==> flow/design.v <==
`timescale 10ns/1ns
module servo( input clk, input rst, output reg PWM, input [1:0]boton_cambiar_grados );
integer contador;
integer frecuencia;
integer auxContador;
reg C;
always@(posedge clk) begin
if (rst) begin
	PWM<=0;
	contador<=0;
end else begin
PWM<=~boton_cambiar_grados;
	auxContador=auxContador+1;
	if(boton_cambiar_grados==1)
		begin
				contador<= contador +1;                      
				if (contador< 75_000) 
				begin
					PWM <= 1;
				end
				else
				if (contador < 1_900_000)  
				begin
				PWM <= 0;
				end
	end			
	else if(boton_cambiar_grados==2)
		begin
				contador<= contador +1;                      
				if (contador<150_000)  
				begin
					PWM <= 1;
				end
				else
				if (contador < 1_850_000)  
				begin
				PWM <= 0;
				end
	end	
	else if(boton_cambiar_grados==3)
		begin
				contador<= contador +1;                      
				if (contador<240_000)	 
				begin
					PWM <= 1;
				end
				else
				if (contador < 1_800_000)  
				begin
				PWM <= 0;
				end
	end
	if(contador >=2_100_000)  
	begin
		contador <= 0;
	end			
end
end
 endmodule 
module ultrasonido1(input ultra, input clk, input rst, input echo, output reg done, output reg trigger, output reg [15:0] distance);
	parameter divH = 1000; 
	parameter divL = 2000;
	integer countF;
	integer countEcho;
	always @(posedge clk) begin 
		if (rst | ultra) 
		begin 
			countF <= 0;
			trigger <= 0;
		end 
		else 
		begin
			countF <= countF +1;  
			if (countF < divH+1)
				trigger <= 1;
			else
			if (countF < divL+1)
				trigger <= 0;
			else 
				countF <= 0;
		end
	end
	always @(posedge clk) begin
		if (rst) begin
			countEcho <= 0;
			done <= 0;
			distance <= 0;
		end
		else if (echo == 1) begin
			countEcho <= countEcho +1;
			done <= 0;
		end
		else
		begin
			if (echo == 0 & countEcho != 0)	
				distance <= (~countEcho*340)/2000000;
				countEcho <=0;
				done <= 1; 	
		end
	end
endmodule
`timescale 10ns/1ns
 module radar(  input clk, input rst, input echo, input [1:0] boton_cambiar_grados, output done, output trigger,
 output [15:0] distance, output PWM, input ultra);
 servo   servo( .clk (clk), .rst(rst), .PWM(PWM), .boton_cambiar_grados(boton_cambiar_grados));
 ultrasonido1 ultrasonido2( .ultra(ultra), .clk(clk), .rst(rst),  .echo(echo), .done(done), .trigger(trigger),.distance(distance));
 endmodule
# Step by step through the tools: radar
# Tool output for the design above, in the order of the flow.
# Lines are those of the file above, counted from 1.
# Operators: Yosys type, input widths -> output width; for muxes data width and select width s.
# Library cell names are shortened.
# Not given: -
dict set report design {
  top_module {radar}
  clk_port {clk}
  cell_library {sky130hd}
  pvt_corner {tt_025C_1v80}
}

# Elaborated design
# Source: Yosys, flattened and elaborated, memories not mapped. Widths are those after wreduce. Registers that Yosys merges into a memory's read port (data or address) are not register bits. Print and check cells do not count. Equal cells are merged and count once.
dict set report word_totals {
  output_inout_bits 19
  wordCells 52
  ff_bits 115
  inputBits 6
}
dict set report classes {
  add_sub_neg 3
  mul 1
  n_logic 5
  n_eq 3
  muxes 17
  n_cmp 9
  reduce_and_logical 6
  div 1
}
# operator n
set op_table {}
lappend op_table {{$div 32x22->32 const B} 1}
lappend op_table {{$mul 32x8->30 const B} 1}
lappend op_table {{$mux 32} 5}
lappend op_table {{$add 32x2->32 const B} 3}
lappend op_table {{$lt 32x22->1 const B} 3}
lappend op_table {{$lt 32x19->1 const B} 2}
lappend op_table {{$lt 32x11->1 const B} 1}
lappend op_table {{$lt 32x12->1 const B} 1}
lappend op_table {{$lt 32x18->1 const B} 1}
lappend op_table {{$ge 32x23->1 const B} 1}
lappend op_table {{$not 32->32} 1}
lappend op_table {{$reduce_bool 32->1} 1}
lappend op_table {{$mux 1} 12}
lappend op_table {{$eq 2x2->1 const B} 2}
lappend op_table {{$reduce_or 2->1} 2}
lappend op_table {{$reduce_bool 3->1} 1}
lappend op_table {{$not 1->1} 2}
lappend op_table {{$eq 2x1->1 const B} 1}
lappend op_table {{$reduce_and 2->1} 1}
lappend op_table {{$reduce_bool 2->1} 1}
lappend op_table {{$and 1x1->1} 1}
lappend op_table {{$or 1x1->1} 1}

# Longest topological paths
# Longest topological path by Yosys (ltp), each cell counted once; first at word level (registers and memories cut), then after technology mapping (sequential cells cut; the memories' decode and read muxes count).
dict set report depth {
  word_depth 6
  abc_area 0
  mapped_depth 79
  depth_no_buf 65
}

# Mapped cells and area
# Yosys stat after the flow's synthesis: flattened, memories mapped to cells. It holds for the ABC_AREA given above (unset counts as 0); a run with the other value may have another netlist.
# The area totals of this step are shown rounded.
dict set report synth_totals {
  ff_cells 115
  stdcells 2725
  buf_cells 107
  mapped_area_um2 20000
  seq_area_um2 2300
}
# cell n area_total_um2
set by_type {}
lappend by_type {dfxtp_1 115 2.3E+03}
lappend by_type {xnor2_1 185 1.62E+03}
lappend by_type {ha_1 111 1.39E+03}
lappend by_type {nor2_1 307 1.15E+03}
lappend by_type {fa_1 46 920.883}
lappend by_type {xor2_1 82 718.189}
lappend by_type {nand2_1 187 701.923}
lappend by_type {inv_1 172 645.619}
lappend by_type {a21oi_1 122 610.586}
lappend by_type {nand3_1 114 570.547}
lappend by_type {o21ai_0 93 465.446}
lappend by_type {nor3_1 82 410.394}
lappend by_type {nand4_1 51 319.056}
lappend by_type {a211oi_1 40 300.288}
lappend by_type {a31oi_1 48 300.288}
lappend by_type {nor4_1 47 294.032}
lappend by_type {and3_1 44 275.264}
lappend by_type {and2_1 42 262.752}
# Not listed: further types 125, cells in them 837.
# By module: a second synthesis without flattening, with its own total; a netlist apart from the flattened one above.
dict set report hier_totals {
  cells_unflattened 2639
  hier_area_um2 19000
}
# Rows give one instance, submodules left out.
# module mod_area_um2 n_cells n_inst mod_seq_area_um2
set modules {}
lappend modules {ultrasonido1 18000 2416 1 1600}
lappend modules {servo 1900 223 1 660}
lappend modules {radar 0.0 0 1 0.0}

# Worst setup path after synthesis
# Path of least setup slack by OpenSTA after synthesis, without wires, with an ideal clock, recovery checks aside; 20% of the period is set as input and as output delay. Where synthesis merged equal registers, the netlist keeps one of their names.
dict set report synth_timing {
  path_type {flip-flop to flip-flop}
  startpoint {reg ultrasonido2.countEcho[10]}
  endpoint {reg ultrasonido2.distance[10]}
  path_stages 71
  period_ps 25000
  path_delay_ps 17277
  setup_ps 128
  arrival_time_ps 17149
  required_ps 24872
  slack_ps 7723
  launch_ps 0
  path_buffers 5
  period_less_setup_slack_ps 17277
}
# "path_delay_ps" is the arrival time less input delay plus setup time.
# "path_stages": output pins that drive a net of the path, with the launching flip-flop's if there is one; two outputs of one cell count as two.
# "period_less_setup_slack_ps" is the clock period less the worst setup slack; recovery checks do not enter. This is arithmetic on one report: input and output delays are still those of the set period (20% each).
# The rows between start and end are the longest chain of elaborated cells between them; the timing report does not say that the signal goes this way. Where chains are equally long, one stands for them.
# Each line given opens the expression or statement behind the cell; cells for indexed reads and writes are added by Yosys, which also makes memories of some case tables.
# A register here has more assigning lines than the two given.
dict set report synth_between {
  cell_sequence {dfxtp_1 inv_1 ha_1 ha_1 fa_1 inv_1 fa_1 inv_1 ha_1 buf_2 a21o_1 o21bai_1 a32o_1 o311ai_2 nand3_1 a311oi_1 o32ai_1 nor4bb_1 [... 35 more ...] o41a_1 a211o_1 a31o_4 nand2_4 mux2i_1 o21a_1 nor2_1 nor3_1 mux2_1 nor4b_4 and2_1 ha_1 and3_1 a31oi_1 xnor2_1 nor2_1 a21oi_1 nor2_1}
  elab_chain_cells 3
  cells_between 6
  lines_between 2
  cone_classes {1 x mul; 1 x div; 2 x logic; 2 x reduce/logical}
}
# item line
set synth_lines {}
lappend synth_lines {{start: declaration} 64} ;# integer countEcho;
lappend synth_lines {{start: assignment} 85} ;# countEcho <= 0;
lappend synth_lines {{start: assignment} 90} ;# countEcho <= countEcho +1;
lappend synth_lines {{$not 32->32} 96} ;# distance <= (~countEcho*340)/2000000;
lappend synth_lines {{$mul 32x8->30} 96}
lappend synth_lines {{$div 32x22->32} 96}
lappend synth_lines {{end: assignment} 87} ;# distance <= 0;
lappend synth_lines {{end: assignment} 96}
lappend synth_lines {{end: declaration} 60} ;# module ultrasonido1(input ultra, input clk, input rst, input echo, output reg done, output reg trigger, output ...

# Path in the finished layout
# Path of least setup slack in the final report of record 1 (OpenROAD, finished layout, wires in). Where an end is a register, its clock arrival counts in the times.
# The report prints the path's times to 10 ps; the period is as set.
dict set report layout_timing {
  path_type {flip-flop to flip-flop}
  startpoint {reg ultrasonido2.countEcho[14]}
  endpoint {reg ultrasonido2.distance[10]}
  setup_ps 130
  period_ps 29100
  required_ps 29390
  path_buffers 6
  launch_ps 430
  path_stages 69
  arrival_time_ps 23830
  slack_ps 5560
}
# The rows between start and end are the longest chain of elaborated cells between them; the timing report does not say that the signal goes this way. Where chains are equally long, one stands for them.
# A register here has more assigning lines than the two given.
dict set report layout_between {
  cell_sequence {dfxtp_1 inv_1 ha_1 ha_1 fa_1 inv_1 fa_1 inv_1 ha_1 clkbuf_1 a21oi_1 o21ai_0 a32o_1 o311ai_2 a21oi_1 nor2_1 clkbuf_1 clkbuf_1 [... 33 more ...] a31oi_1 a211o_1 a31o_4 nand2_4 mux2i_1 o21a_1 nor2_1 nor3_1 mux2_1 nor4b_4 and2_1 ha_1 and3_1 a31oi_1 xnor2_1 nor2_1 a21oi_1 nor2_1}
  elab_chain_cells 3
  cells_between 6
  lines_between 2
  cone_classes {1 x mul; 1 x div; 2 x logic; 2 x reduce/logical}
}
# item line
set layout_lines {}
lappend layout_lines {{start: declaration} 64} ;# integer countEcho;
lappend layout_lines {{start: assignment} 85} ;# countEcho <= 0;
lappend layout_lines {{start: assignment} 90} ;# countEcho <= countEcho +1;
lappend layout_lines {{$not 32->32} 96} ;# distance <= (~countEcho*340)/2000000;
lappend layout_lines {{$mul 32x8->30} 96}
lappend layout_lines {{$div 32x22->32} 96}
lappend layout_lines {{end: assignment} 87} ;# distance <= 0;
lappend layout_lines {{end: assignment} 96}
lappend layout_lines {{end: declaration} 60} ;# module ultrasonido1(input ultra, input clk, input rst, input echo, output reg done, output reg trigger, output ...

; Below are 4 stored runs of the flow (Yosys, OpenROAD; platform sky130hd) on radar, each with its settings and what was measured, unordered. Constraints: input delay and output delay 20% of the set period each, output load 0.01 pF.
; "period_reached_ps" means the clock period less the worst setup slack. The figure is calculated, with input and output delays left at 20% of the set period.
; "timing.worst_path_ps" is the time allowed to the run's worst setup path (the clock period less input and output delay, where it has them) less its slack. Clock arrival times count: a late capture clock shortens it, a late launch clock lengthens it.
; "timing.worst_path_ps" is given in steps of 10 ps.
; Measured values are rounded.

[record 1: settings]
ABC_AREA = 0
CAP_MARGIN = 10
CELL_PAD_IN_SITES_DETAIL_PLACEMENT = 2
CELL_PAD_IN_SITES_GLOBAL_PLACEMENT = 1
CORE_ASPECT_RATIO = 1.34
CORE_MARGIN = 8
CORE_UTILIZATION = 28
CTS_CLUSTER_DIAMETER = 282
CTS_CLUSTER_SIZE = 36
GPL_ROUTABILITY_DRIVEN = 1
GPL_TIMING_DRIVEN = 0
MAX_ROUTING_LAYER = met4
PLACE_DENSITY_LB_ADDON = 0.01
SLEW_MARGIN = 0
TNS_END_PERCENT = 60
period_ns = 29.1
[record 1: results]
yosys.chip_area_um2 = 20000
final_die_area_um2 = 81000
finalCellArea_um2 = 22000
ws_setup_ps = 5600
total_negative_slack_ps = 0
period_reached_ps = 23539
timing.worst_path_ps = 23540
worstPathKind = flip-flop to flip-flop

[record 2: settings]
ABC_AREA = 0
CAP_MARGIN = 15
CELL_PAD_IN_SITES_DETAIL_PLACEMENT = 0
CELL_PAD_IN_SITES_GLOBAL_PLACEMENT = 3
CORE_ASPECT_RATIO = 1.69
CTS_CLUSTER_DIAMETER = 129
CTS_CLUSTER_SIZE = 48
GPL_TIMING_DRIVEN = 0
HOLD_SLACK_MARGIN = 0.09
MAX_ROUTING_LAYER = met5
MIN_ROUTING_LAYER = met2
PLACE_DENSITY = 0.63
SLEW_MARGIN = 10
TNS_END_PERCENT = 15
period_ns = 41.3
CORE_MARGIN = 2
CORE_UTILIZATION = 40
[record 2: results]
yosys.chip_area_um2 = 20000
final_die_area_um2 = 53000
finalCellArea_um2 = 22000
ws_setup_ps = 16000
total_negative_slack_ps = 0
period_reached_ps = 25017
timing.worst_path_ps = 25020
worstPathKind = flip-flop to flip-flop

[record 3: settings]
period_ns = 25.0
CAP_MARGIN = 20
CORE_MARGIN = 2
CORE_UTILIZATION = 40
SLEW_MARGIN = 20
[record 3: results]
yosys.chip_area_um2 = 20000
final_die_area_um2 = 53000
finalCellArea_um2 = 22000
ws_setup_ps = 2100
total_negative_slack_ps = 0
period_reached_ps = 22860
timing.worst_path_ps = 22860
worstPathKind = flip-flop to flip-flop

[record 4: settings]
CELL_PAD_IN_SITES_DETAIL_PLACEMENT = 2
CORE_ASPECT_RATIO = 1.69
CTS_CLUSTER_DIAMETER = 157
CTS_CLUSTER_SIZE = 55
GPL_TIMING_DRIVEN = 0
MAX_ROUTING_LAYER = met4
MIN_ROUTING_LAYER = met2
SETUP_SLACK_MARGIN = 5.0
SLEW_MARGIN = 40
period_ns = 18.8
CAP_MARGIN = 20
CORE_MARGIN = 2
CORE_UTILIZATION = 40
[record 4: results]
outcome = unfinished; error DPL-0033 in clock tree synthesis
